==> flow/design.v <==
module segdec(input logic [3:0] in, output logic [6:0] out);
	always_comb
	begin
		case (in)
			4'b0000 :
				out = 7'b0111111;  
			4'b0001 :
				out = 7'b0000110;  
			4'b0010 :
				out = 7'b1011011;  
			4'b0011 :
				out = 7'b1001111;  
			4'b0100 :
				out = 7'b1100110;  
			4'b0101 :
				out = 7'b1101101;  
			4'b0110 :
				out = 7'b1111100;  
			4'b0111 :
				out = 7'b0000111;  
			4'b1000 :
				out = 7'b1111111;  
			4'b1001 :
				out = 7'b1100111;  
			4'b1010 :
				out = 7'b1000000;
			default :
				out = 7'b0000000;
    		endcase
	end
endmodule
module bin_to_bcd(input logic [7:0] in, output logic [3:0][6:0] disp);
logic[3:0] sign_num, units, tens, hundreds;
logic[7:0] num;
logic sign;
always_comb
begin
	sign = in[$high(in)];
	if(sign)  
		num = 0 - in;
	else
		num = in;
	hundreds = num / 100;
	num = num - (hundreds)*100;  
	tens = num / 10;
	num = num - (tens)*10;  
	units = num;
end
always_comb
	if(sign)
		sign_num = 4'hA;
	else
		sign_num = 4'hF;
segdec signdec
(
	.in(sign_num),
	.out(disp[3])
);
segdec hundreddec
(
	.in(hundreds),
	.out(disp[2])
);
segdec tendec
(
	.in(tens),
	.out(disp[1])
);
segdec unitdec
(
	.in(units),
	.out(disp[0])
);
endmodule
module debounce #(parameter int COUNT=500000) (input logic clk, signal_in, output logic signal_out);
logic prev_signal;
int unsigned cnt;
always_ff @(posedge clk)
begin
	if(prev_signal != signal_in)
	begin
		cnt <= 0;  
	end
	else if(cnt >= COUNT)
	begin
		cnt <= 0;  
		signal_out <= signal_in;
	end
	else
	begin
		cnt <= cnt +1;
	end
	prev_signal <= signal_in;
end
endmodule
module read_sm(input logic clk, reset_n, handshake, run, output logic read, done);
enum {HALT, WAIT_1, WAIT_0, DONE} state;
always_ff @(posedge clk, negedge reset_n)
begin
	if(!reset_n)
	begin
		state <= HALT;
		read <= 0;
	end
	else
	begin
		read <= 0;
		unique case(state)
			HALT : if(run) state <= WAIT_1;
			WAIT_1 :
			begin
				if(handshake)
				begin
					state <= WAIT_0;
					read <= '1;  
				end
			end
			WAIT_0 : if(!handshake) state <= DONE;
			DONE : state <= HALT;
		endcase
	end
end
always_comb
	if(state == DONE)
		done = 1;
	else
		done = 0;
endmodule
module sm(input logic clk, input logic [10-1:0] SW, input logic [8-1:0] re_res, im_res, output logic [8-1:0] LED, output logic [8-1:0] re_a, im_a, re_q, im_q);
typedef enum {REAL_A, IMAG_A, REAL_Q, IMAG_Q, DISP_REAL, DISP_IMAG} stateType;
stateType state;
logic reset_n;
logic handshake;
logic [8-1:0] data_in;
always_comb
begin
	reset_n = SW[$high(SW)];
	handshake = SW[$high(SW) -1];
	data_in =  SW[$high(SW) -2 : $low(SW)];
end
logic read_run, read_trigger, read_done;
read_sm re_sm0
(
	.clk(clk),
	.reset_n(reset_n),
	.handshake(handshake),
	.run(read_run),
	.read(read_trigger),
	.done(read_done)
);
always_comb
	read_run = (state == REAL_A) || (state == IMAG_A) || (state == REAL_Q) || (state == IMAG_Q);
always_ff @(posedge clk, negedge reset_n)
begin
	if(!reset_n)
		state <= REAL_A;
	else
	begin
		unique case(state)
			REAL_A: if(read_done) state <= IMAG_A;
			IMAG_A: if(read_done) state <= REAL_Q;
			REAL_Q: if(read_done) state <= IMAG_Q;
			IMAG_Q: if(read_done) state <= DISP_REAL;
			DISP_REAL : if(handshake == 1) state <= DISP_IMAG;
			DISP_IMAG : if(handshake == 0) state <= REAL_A;
		endcase
	end
end
always_ff @(posedge clk)
begin
	if(read_trigger)
	begin
		unique case(state)
			REAL_A: re_a <= data_in;
			IMAG_A: im_a <= data_in;
			REAL_Q: re_q <= data_in;
			IMAG_Q: im_q <= data_in;
			default: ;
		endcase
	end
end
always_comb
begin
	if(state == DISP_REAL)
		LED = re_res;
	else if(state == DISP_IMAG)
		LED = im_res;
	else
		LED = '0;
end
endmodule
module mult(input logic signed [(2*8 -1)-1:0] re_x, im_x, re_y, im_y, output logic signed [2*(2*8 -1)-1:0] re_z, im_z);
logic signed [(2*8 -1)-1:0] a,b,c,d;
always_comb
begin
	a = re_x;
	b = im_x;
	c = re_y;
	d = im_y;
end
logic signed [2*(2*8 -1)-1:0] ac, bd, ad, bc;
always_comb
begin
	ac = a*c;
	bd = b*d;
	ad = a*d;
	bc = b*c;
	re_z = ac - bd;
	im_z = ad + bc;
end
endmodule
module cmplx_mult(
input logic clk,
input logic [10-1:0] switches,
output logic [8-1:0] LED,
output logic [6:0] HEX0,
output logic [6:0] HEX1,
output logic [6:0] HEX2,
output logic [6:0] HEX3,
output logic [6:0] HEX4,
output logic [6:0] HEX5,
output logic [6:0] HEX6,
output logic [6:0] HEX7);
logic [8-1:0] re_a, im_a, re_q, im_q;
logic [8-1:0] re_res, im_res;
logic [10-1:0] SW;
always_comb
	SW[$high(SW)-2:$low(SW)] = switches[$high(switches)-2:$low(switches)];
debounce #(.COUNT(1000)) db0
(
	.clk(clk),
	.signal_in(switches[$high(switches)]),
	.signal_out(SW[$high(SW)])
);
debounce #(.COUNT(1000)) db1
(
	.clk(clk),
	.signal_in(switches[$high(switches)-1]),
	.signal_out(SW[$high(SW)-1])
);
sm sm0 (.*);
logic signed [(2*8 -1)-1:0] re_x, im_x, re_y, im_y;
logic signed [2*(2*8 -1)-1:0] re_z, im_z;
localparam INPUT_SHIFT = (2*8 -1) - 8;
localparam OUTPUT_LOW = 2*INPUT_SHIFT -1;
localparam OUTPUT_HIGH = OUTPUT_LOW + 8 -1;
always_comb
begin
	re_x = $signed(re_a);
	im_x = $signed(im_a);
	re_y = $signed(re_q) << INPUT_SHIFT;
	im_y = $signed(im_q) << INPUT_SHIFT;
	re_res = re_z[OUTPUT_HIGH : OUTPUT_LOW];
	im_res = im_z[OUTPUT_HIGH : OUTPUT_LOW];
end
mult mult0
(.*);
logic [3:0][6:0] sw_hex;
always_comb
begin
	HEX0 = ~ sw_hex[0];  
	HEX1 = ~ sw_hex[1];  
	HEX2 = ~ sw_hex[2];  
	HEX3 = ~ sw_hex[3];  
end
bin_to_bcd sw_disp
(
	.in(SW[7:0]),
	.disp(sw_hex)
);
logic [3:0][6:0] led_hex;
always_comb
begin
	HEX4 = ~ led_hex[0];  
	HEX5 = ~ led_hex[1];  
	HEX6 = ~ led_hex[2];  
	HEX7 = ~ led_hex[3];  
end
bin_to_bcd led_disp
(
	.in(LED),
	.disp(led_hex)
);
endmodule
==> reports on cmplx_mult <==
## Reports on cmplx_mult

Each step is given for the RTL above and for the edited RTL.
"unedited" refers to lines of the RTL above, "edited" to lines of the edited file.
"change": "edited" minus "unedited" as printed here. "rel. change": 100 x difference / "unedited".
Operators: Yosys type, input widths -> output width; for muxes data width and select width s.
Cell names lack the library's common part.
The mark n/a stands for no value.

- Top module: cmplx_mult
- Clock port: clk
- Library: sky130hd
- Timing corner: tt_025C_1v80

## Edit of the RTL

The edit as a unified diff against the file above.
The edit is scripted: it alters the design's behaviour and was not made to optimise anything.

```diff
@@ -57,9 +57,5 @@
 	.out(disp[3])
 );
-segdec hundreddec
-(
-	.in(hundreds),
-	.out(disp[2])
-);
+assign disp[2] = 0;
 segdec tendec
 (
```

## Elaborated design

Source: Yosys, flattened and elaborated, memories not mapped. Widths are those after wreduce. Registers that Yosys merges into a memory's read port (data or address) are not register bits. Print and check cells do not count. Equal cells are merged and count once.
Yosys's memory passes give these memory sizes; they may raise the number of words (mostly to a power of two), join words into wider ones and drop unused or constant bits.

Bit counts:

| item | unedited | edited | change | rel. change (%) |
|---|---|---|---|---|
| latch bits | 0 | 0 | 0 | n/a |
| bits in registers | 165 | 165 | 0 | 0.00 |
| elaborated cells | 111 | 107 | -4 | -3.60 |
| word width x clocked read ports | 0 | 0 | 0 | n/a |
| RAM bits | 0 | 0 | 0 | n/a |
| bits in read-only memories | 896 | 672 | -224 | -25.00 |
| memories kept | 8 | 6 | -2 | -25.00 |
| output and inout bits | 64 | 64 | 0 | 0.00 |
| input bits | 11 | 11 | 0 | 0.00 |

Cells by class:

| item | unedited | edited | change | rel. change (%) |
|---|---|---|---|---|
| shift operators | 0 | 0 | 0 | n/a |
| multipliers | 8 | 8 | 0 | 0.00 |
| mux-type cells | 20 | 20 | 0 | 0.00 |
| add/sub/neg operators | 10 | 10 | 0 | 0.00 |
| equality and inequality tests | 19 | 19 | 0 | 0.00 |
| order comparisons | 2 | 2 | 0 | 0.00 |
| bitwise logic cells | 10 | 8 | -2 | -20.00 |
| divide/modulo/power cells | 4 | 4 | 0 | 0.00 |
| reduce/logical cells | 17 | 17 | 0 | 0.00 |

Memories:

| item | unedited | edited |
|---|---|---|
| words x width with read and write ports | 16x7 r1 w0; 16x7 r1 w0; 16x7 r1 w0; 16x7 r1 w0; 16x7 r1 w0; 16x7 r1 w0; [+2] | 16x7 r1 w0; 16x7 r1 w0; 16x7 r1 w0; 16x7 r1 w0; 16x7 r1 w0; 16x7 r1 w0 |

A list marked [+n] leaves out that many cells.

Operator list:

| kind | unedited | edited | change | rel. change (%) |
|---|---|---|---|---|
| $not 7->7 | 8 | 6 | -2 | -25.00 |

Operator kinds equal on both sides are left out: 33.

## Depth

Depth = most cells in a row (Yosys ltp): at word level without a register or memory, in the mapped netlist without a sequential cell, where the memories' decode and read muxes count.

Depth:

| item | unedited | edited | change | rel. change (%) |
|---|---|---|---|---|
| word-level depth | 12 | 12 | 0 | 0.00 |
| ABC_AREA | 0 | 0 | n/a | n/a |
| depth in mapped cells | 61 | 68 | +7 | +11.48 |
| depth with buffers taken out | 58 | 65 | +7 | +12.07 |

## Mapped cells and area

The flow's flattened synthesis, as Yosys stat reports it; memories are mapped. The netlist is that of the ABC_AREA named above (0 if unset); the other value can give another one.

Cells by type:

| type | unedited | edited | change | rel. change (%) |
|---|---|---|---|---|
| and2_1 | 181 | 161 | -20 | -11.05 |
| inv_1 | 357 | 374 | +17 | +4.76 |
| nor2_1 | 76 | 93 | +17 | +22.37 |
| xnor2_1 | 64 | 79 | +15 | +23.44 |
| nand2_1 | 108 | 122 | +14 | +12.96 |
| buf_4 | 18 | 29 | +11 | +61.11 |
| o21ai_0 | 43 | 38 | -5 | -11.63 |
| nor2b_1 | 9 | 14 | +5 | +55.56 |
| nor3_1 | 13 | 17 | +4 | +30.77 |
| a22oi_1 | 12 | 8 | -4 | -33.33 |
| a211oi_1 | 11 | 7 | -4 | -36.36 |
| mux2i_1 | 10 | 6 | -4 | -40.00 |
| ha_1 | 176 | 173 | -3 | -1.70 |
| nand3_1 | 23 | 20 | -3 | -13.04 |
| o21a_1 | 12 | 9 | -3 | -25.00 |
| xnor3_1 | 9 | 6 | -3 | -33.33 |
| o22ai_1 | 5 | 8 | +3 | +60.00 |
| o31ai_1 | 5 | 8 | +3 | +60.00 |

Cell types equal on both sides are left out: 21.
The list need not be complete.

Mapped netlist:

| item | unedited | edited | change | rel. change (%) |
|---|---|---|---|---|
| mapped flip-flops | 111 | 111 | 0 | 0.00 |
| chip area (Yosys) (sq mm) | 0.0160466 | 0.0162806 | +0.0002340 | +1.46 |
| standard cells after synthesis | 1785 | 1846 | +61 | +3.42 |
| area of sequential cells (sq mm) | 0.00262 | 0.00262 | 0.00000 | 0.00 |
| buffer cells | 63 | 77 | +14 | +22.22 |

The figures by module come from a second, unflattened synthesis with its own total; it is not the netlist above.

Second synthesis, totals:

| item | unedited | edited | change | rel. change (%) |
|---|---|---|---|---|
| cells (unflattened synthesis) | 4730 | 4563 | -167 | -3.53 |
| area (unflattened synthesis) (sq mm) | 0.0429387 | 0.0418639 | -0.0010748 | -2.50 |

Rows give one instance, submodules left out.

Modules, unedited:

| module | sequential area (sq mm) | area (sq mm) | times used | cells |
|---|---|---|---|---|
| mult | 0 | 0.0348597 | 1 | 3814 |
| bin_to_bcd | 0 | 0.0014076 | 2 | 192 |
| debounce (COUNT=1000) | 0.0006907 | 0.0010473 | 2 | 86 |
| segdec | 0 | 0.0001852 | 8 | 28 |
| sm | 0.0011123 | 0.0013038 | 1 | 66 |
| cmplx_mult | 0 | 0.000214 | 1 | 57 |
| read_sm | 0.0001264 | 0.0001702 | 1 | 13 |

Modules, edited:

| module | sequential area (sq mm) | area (sq mm) | times used | cells |
|---|---|---|---|---|
| mult | 0 | 0.0347508 | 1 | 3797 |
| bin_to_bcd | 0 | 0.0011098 | 2 | 145 |
| debounce (COUNT=1000) | 0.0006907 | 0.0010473 | 2 | 86 |
| sm | 0.0011123 | 0.0013038 | 1 | 66 |
| segdec | 0 | 0.0001852 | 6 | 28 |
| cmplx_mult | 0 | 0.000214 | 1 | 57 |
| read_sm | 0.0001264 | 0.0001702 | 1 | 13 |

## Worst setup path after synthesis

Source: OpenSTA report_checks on the synthesized netlist (no wires, ideal clock, input and output delay 20% of the period each), path of least setup slack; recovery checks are left aside. Register names are those of the netlist, which keeps one name where synthesis merged equal registers.

Timing path after synthesis:

| item | unedited | edited | change | rel. change (%) |
|---|---|---|---|---|
| kind | flip-flop to output port | flip-flop to output port | n/a | n/a |
| start | reg sm0.im_a[3] | reg sm0.re_q[4] | n/a | n/a |
| end | out HEX4[0] | out HEX4[3] | n/a | n/a |
| time at the first pin (ns) | 0.000 | 0.000 | 0.000 | n/a |
| output delay (ns) | 4.000 | 4.000 | 0.000 | 0.00 |
| path delay (ns) | 12.079 | 13.310 | +1.231 | +10.19 |
| required time (ns) | 16.000 | 16.000 | 0.000 | 0.00 |
| clock period (ns) | 20.0 | 20.0 | 0.0 | 0.00 |
| buffers on the path | 3 | 4 | +1 | +33.33 |
| path slack (ns) | 3.921 | 2.690 | -1.231 | n/a |
| stages on the path | 60 | 64 | +4 | +6.67 |
| data arrival time (ns) | 12.079 | 13.310 | +1.231 | +10.19 |
| synthesis period reached (ns) | 16.079 | 17.31 | +1.231 | +7.66 |

"path delay" = arrival - input delay + setup time.
A path that ends at an output port has no setup time.
"stages on the path": output pins that drive a net of the path, with the launching flip-flop's if there is one; two outputs of one cell count as two.
"synthesis period reached" is the clock period less the worst setup slack; recovery checks do not enter. This is arithmetic on one report: input and output delays are still those of the set period (20% each).
Between the ends stands the longest chain of elaborated cells between them, by number of cells; it is not shown to be the way that was timed. Of several equally long chains one is given.
Each line given opens the expression or statement behind the cell; cells for indexed reads and writes are added by Yosys, which also makes memories of some case tables.
A memory read counts as a cell of the chain, while the word-level depth stops at memories.

On the way, after synthesis, unedited:
- Cell sequence: edfxtp_1 clkbuf_1 and2_1 fa_1 inv_1 fa_1 inv_1 fa_1 inv_1 fa_1 inv_1 ha_1 inv_1 nor2_1 nor2_1 o21bai_1 a21oi_1 o21bai_1 [24 not listed] a31oi_1 or2_2 mux2i_1 a221o_1 and2_1 clkbuf_1 ha_1 and2_1 nand2b_1 o211ai_1 o221a_2 ha_1 inv_1 fa_1 xnor2_1 nand4_2 and2_4 a311oi_1
- Cells in the longest elaborated chain: 14
- Elaborated cells between the ends (all ways): 16
- Source lines of those cells: 14
- Classes of those cells: 5 x add/sub; 4 x mul; 2 x div; 3 x mux; 1 x logic; 1 x memory

Ends and longest elaborated chain, after synthesis, unedited:

| item | RTL line | text |
|---|---|---|
| start, declared | 129 | `module sm(input logic clk, input logic [10-1:0] SW, input logic [8-1:0] re_res, im_res, output logic [8-1:0] L ...` |
| start, assigned | 175 | `IMAG_A: im_a <= data_in;` |
| $mul 8x8->14 | 207 | `bc = b*c;` |
| $add 21x21->21 | 209 | `im_z = ad + bc;` |
| $mux 8 | 186 | `else if(state == DISP_IMAG)` |
| $mux 8 | 184 | `if(state == DISP_REAL)` |
| $sub 1x8->8 | 40 | `num = 0 - in;` |
| $mux 8 | 39 | `if(sign)` |
| $div 8x7->32 | 43 | `hundreds = num / 100;` |
| $mul 4x5->6 | 44 | `num = num - (hundreds)*100;` |
| $sub 8x8->8 | 44 |  |
| $div 8x4->32 | 45 | `tens = num / 10;` |
| $mul 4x3->3 | 46 | `num = num - (tens)*10;` |
| $sub 4x4->4 | 46 |  |
| $mem_v2 16x7 | 4 | `case (in)` |
| $not 7->7 | 274 | `HEX4 = ~ led_hex[0];` |
| end, declared | 220 | `output logic [6:0] HEX4,` |

Some nets on the timed path still bear RTL names; the line given drives or declares the net.

Named nets, after synthesis, unedited:

| signal | RTL line | text |
|---|---|---|
| HEX7[6] | 277 | `HEX7 = ~ led_hex[3];` |

On the way, after synthesis, edited:
- Cell sequence: edfxtp_1 clkbuf_1 and2_1 fa_1 fa_1 inv_1 fa_1 fa_1 inv_1 ha_1 nor2b_1 o21ai_0 nand2_1 a21o_1 a21o_1 xor2_1 ha_1 a21o_1 [28 not listed] or3_1 a2111o_1 o211a_1 o2111ai_1 o311ai_1 nand4b_1 inv_1 ha_1 nand2_1 a21oi_1 inv_1 ha_1 inv_1 fa_1 buf_1 nand2b_1 nor2_1 nor3_1
- Cells in the longest elaborated chain: 14
- Elaborated cells between the ends (all ways): 16
- Source lines of those cells: 14
- Classes of those cells: 5 x add/sub; 4 x mul; 2 x div; 3 x mux; 1 x logic; 1 x memory

Ends and longest elaborated chain, after synthesis, edited:

| item | RTL line | text |
|---|---|---|
| start, declared | 125 | `module sm(input logic clk, input logic [10-1:0] SW, input logic [8-1:0] re_res, im_res, output logic [8-1:0] L ...` |
| start, assigned | 172 | `REAL_Q: re_q <= data_in;` |
| $mul 8x8->14 | 203 | `bc = b*c;` |
| $add 21x21->21 | 205 | `im_z = ad + bc;` |
| $mux 8 | 182 | `else if(state == DISP_IMAG)` |
| $mux 8 | 180 | `if(state == DISP_REAL)` |
| $sub 1x8->8 | 40 | `num = 0 - in;` |
| $mux 8 | 39 | `if(sign)` |
| $div 8x7->32 | 43 | `hundreds = num / 100;` |
| $mul 4x5->6 | 44 | `num = num - (hundreds)*100;` |
| $sub 8x8->8 | 44 |  |
| $div 8x4->32 | 45 | `tens = num / 10;` |
| $mul 4x3->3 | 46 | `num = num - (tens)*10;` |
| $sub 4x4->4 | 46 |  |
| $mem_v2 16x7 | 4 | `case (in)` |
| $not 7->7 | 270 | `HEX4 = ~ led_hex[0];` |
| end, declared | 216 | `output logic [6:0] HEX4,` |

Named nets, after synthesis, edited:

| signal | RTL line | text |
|---|---|---|
| led_disp.sign | 180 |  |
| HEX7[6] | 273 | `HEX7 = ~ led_hex[3];` |

## Path in the finished layout

From the final timing report of each run of pair A: the path of least setup slack in the routed layout; clock arrival at registers is part of the times.

Timing path post-layout:

| item | unedited | edited | change | rel. change (%) |
|---|---|---|---|---|
| kind | input port to output port | flip-flop to output port | n/a | n/a |
| start | in switches[0] | reg sm0.re_a[0] | n/a | n/a |
| end | out HEX0[5] | out HEX4[3] | n/a | n/a |
| required time (ns) | 16.00 | 16.00 | 0.00 | 0.00 |
| external input delay (ns) | 4.00 | n/a | n/a | n/a |
| path slack (ns) | 1.39 | 0.92 | -0.47 | n/a |
| time at the first pin (ns) | 4.00 | 0.35 | -3.65 | -91.25 |
| output delay (ns) | 4.00 | 4.00 | 0.00 | 0.00 |
| data arrival time (ns) | 14.61 | 15.08 | +0.47 | +3.22 |
| buffers on the path | 2 | 1 | -1 | -50.00 |
| stages on the path | 37 | 61 | +24 | +64.86 |
| clock period (ns) | 20.0 | 20.0 | 0.0 | 0.00 |

Between the ends stands the longest chain of elaborated cells between them, by number of cells; it is not shown to be the way that was timed. Of several equally long chains one is given.
A memory read counts as a cell of the chain, while the word-level depth stops at memories.

On the way, post-layout, unedited:
- Cell sequence: clkdlybuf4s50_1 inv_1 ha_1 or3b_2 a21boi_0 nor2_1 ha_1 o21a_1 ha_1 nand3b_1 nor2_1 o21ai_0 inv_1 ha_1 ha_1 inv_1 a21oi_1 or3_1 and2_1 ha_1 or2_2 a21o_1 a22oi_1 o21ai_0 a21oi_1 o21ai_0 mux2i_1 a21oi_1 nand3_1 ha_1 inv_1 fa_1 xnor2_1 xor2_1 mux2_2 a22oi_1 clkdlybuf4s50_1
- Cells in the longest elaborated chain: 10
- Elaborated cells between the ends (all ways): 10
- Source lines of those cells: 8
- Classes of those cells: 3 x add/sub; 2 x mul; 2 x div; 1 x mux; 1 x logic; 1 x memory

Ends and longest elaborated chain, post-layout, unedited:

| item | RTL line | text |
|---|---|---|
| start, declared | 214 | `input logic [10-1:0] switches,` |
| $sub 1x8->8 | 40 | `num = 0 - in;` |
| $mux 8 | 39 | `if(sign)` |
| $div 8x7->32 | 43 | `hundreds = num / 100;` |
| $mul 4x5->6 | 44 | `num = num - (hundreds)*100;` |
| $sub 8x8->8 | 44 |  |
| $div 8x4->32 | 45 | `tens = num / 10;` |
| $mul 4x3->3 | 46 | `num = num - (tens)*10;` |
| $sub 4x4->4 | 46 |  |
| $mem_v2 16x7 | 4 | `case (in)` |
| $not 7->7 | 261 | `HEX0 = ~ sw_hex[0];` |
| end, declared | 216 | `output logic [6:0] HEX0,` |

On the way, post-layout, edited:
- Cell sequence: edfxtp_1 nand2b_1 fa_1 fa_1 inv_1 fa_1 inv_1 fa_1 inv_1 ha_1 o21ai_1 o21ai_1 a21oi_1 xnor2_1 ha_1 a21o_1 a21o_1 a21o_1 [25 not listed] or3_1 a2111o_1 o211a_1 o2111ai_1 o311ai_1 nand4b_1 inv_2 ha_1 nand2_1 a21oi_2 inv_1 ha_1 inv_1 fa_2 nand2b_1 nor2_1 nor3_1 clkdlybuf4s50_1
- Cells in the longest elaborated chain: 14
- Elaborated cells between the ends (all ways): 16
- Source lines of those cells: 14
- Classes of those cells: 5 x add/sub; 4 x mul; 2 x div; 3 x mux; 1 x logic; 1 x memory

Ends and longest elaborated chain, post-layout, edited:

| item | RTL line | text |
|---|---|---|
| start, declared | 125 | `module sm(input logic clk, input logic [10-1:0] SW, input logic [8-1:0] re_res, im_res, output logic [8-1:0] L ...` |
| start, assigned | 170 | `REAL_A: re_a <= data_in;` |
| $mul 8x8->14 | 202 | `ad = a*d;` |
| $add 21x21->21 | 205 | `im_z = ad + bc;` |
| $mux 8 | 182 | `else if(state == DISP_IMAG)` |
| $mux 8 | 180 | `if(state == DISP_REAL)` |
| $sub 1x8->8 | 40 | `num = 0 - in;` |
| $mux 8 | 39 | `if(sign)` |
| $div 8x7->32 | 43 | `hundreds = num / 100;` |
| $mul 4x5->6 | 44 | `num = num - (hundreds)*100;` |
| $sub 8x8->8 | 44 |  |
| $div 8x4->32 | 45 | `tens = num / 10;` |
| $mul 4x3->3 | 46 | `num = num - (tens)*10;` |
| $sub 4x4->4 | 46 |  |
| $mem_v2 16x7 | 4 | `case (in)` |
| $not 7->7 | 270 | `HEX4 = ~ led_hex[0];` |
| end, declared | 216 | `output logic [6:0] HEX4,` |

## Layout results

Runs of the flow (Yosys, OpenROAD) on both versions; the two runs of a pair have the same settings. The constraints put input and output delay at 20% of the set period each and load the outputs with 0.01 pF.

Flow settings, pair A:
- CORE_UTILIZATION: 40
- PLACE_DENSITY: 0.6
- period_ns: 20.0
- CAP_MARGIN: 20
- CORE_MARGIN: 2
- SLEW_MARGIN: 20

Results, pair A:

| item | unedited | edited | change | rel. change (%) |
|---|---|---|---|---|
| utilization after routing (%) | 44.2 | 45.3 | +1.1 | n/a |
| summed negative setup slack (ns) | 0.000 | 0.000 | 0.000 | n/a |
| area of the die (sq mm) | 0.0417344 | 0.042331 | +0.0005966 | +1.43 |
| lowest setup slack (ns) | 1.388 | 0.915 | -0.473 | n/a |
| chip area after synthesis (Yosys) (sq mm) | 0.0160466 | 0.0162806 | +0.0002340 | +1.46 |
| clock period achieved (ns) | 18.612 | 19.085 | +0.473 | +2.54 |
| standard-cell area after routing (sq mm) | 0.0175055 | 0.0180811 | +0.0005756 | +3.29 |

Flow settings, pair B:
- CORE_MARGIN: 4
- CORE_UTILIZATION: 38
- GPL_TIMING_DRIVEN: 1
- MAX_ROUTING_LAYER: met4
- PLACE_DENSITY_LB_ADDON: 0.0
- SETUP_SLACK_MARGIN: 4.69
- period_ns: 15.7
- CAP_MARGIN: 20
- SLEW_MARGIN: 20

Results, pair B:

| item | unedited | edited | change | rel. change (%) |
|---|---|---|---|---|
| utilization after routing (%) | 49.6 | 52.4 | +2.8 | n/a |
| summed negative setup slack (ns) | 0.000 | -1.220 | -1.220 | n/a |
| area of the die (sq mm) | 0.0455801 | 0.0462186 | +0.0006385 | +1.40 |
| lowest setup slack (ns) | 0.753 | -0.265 | -1.018 | n/a |
| chip area after synthesis (Yosys) (sq mm) | 0.0160466 | 0.0162806 | +0.0002340 | +1.46 |
| clock period achieved (ns) | 14.947 | 15.965 | +1.018 | +6.81 |
| standard-cell area after routing (sq mm) | 0.0207587 | 0.0220887 | +0.0013300 | +6.41 |

"clock period achieved" means the clock period less the worst setup slack. The figure is calculated, with input and output delays left at 20% of the set period.
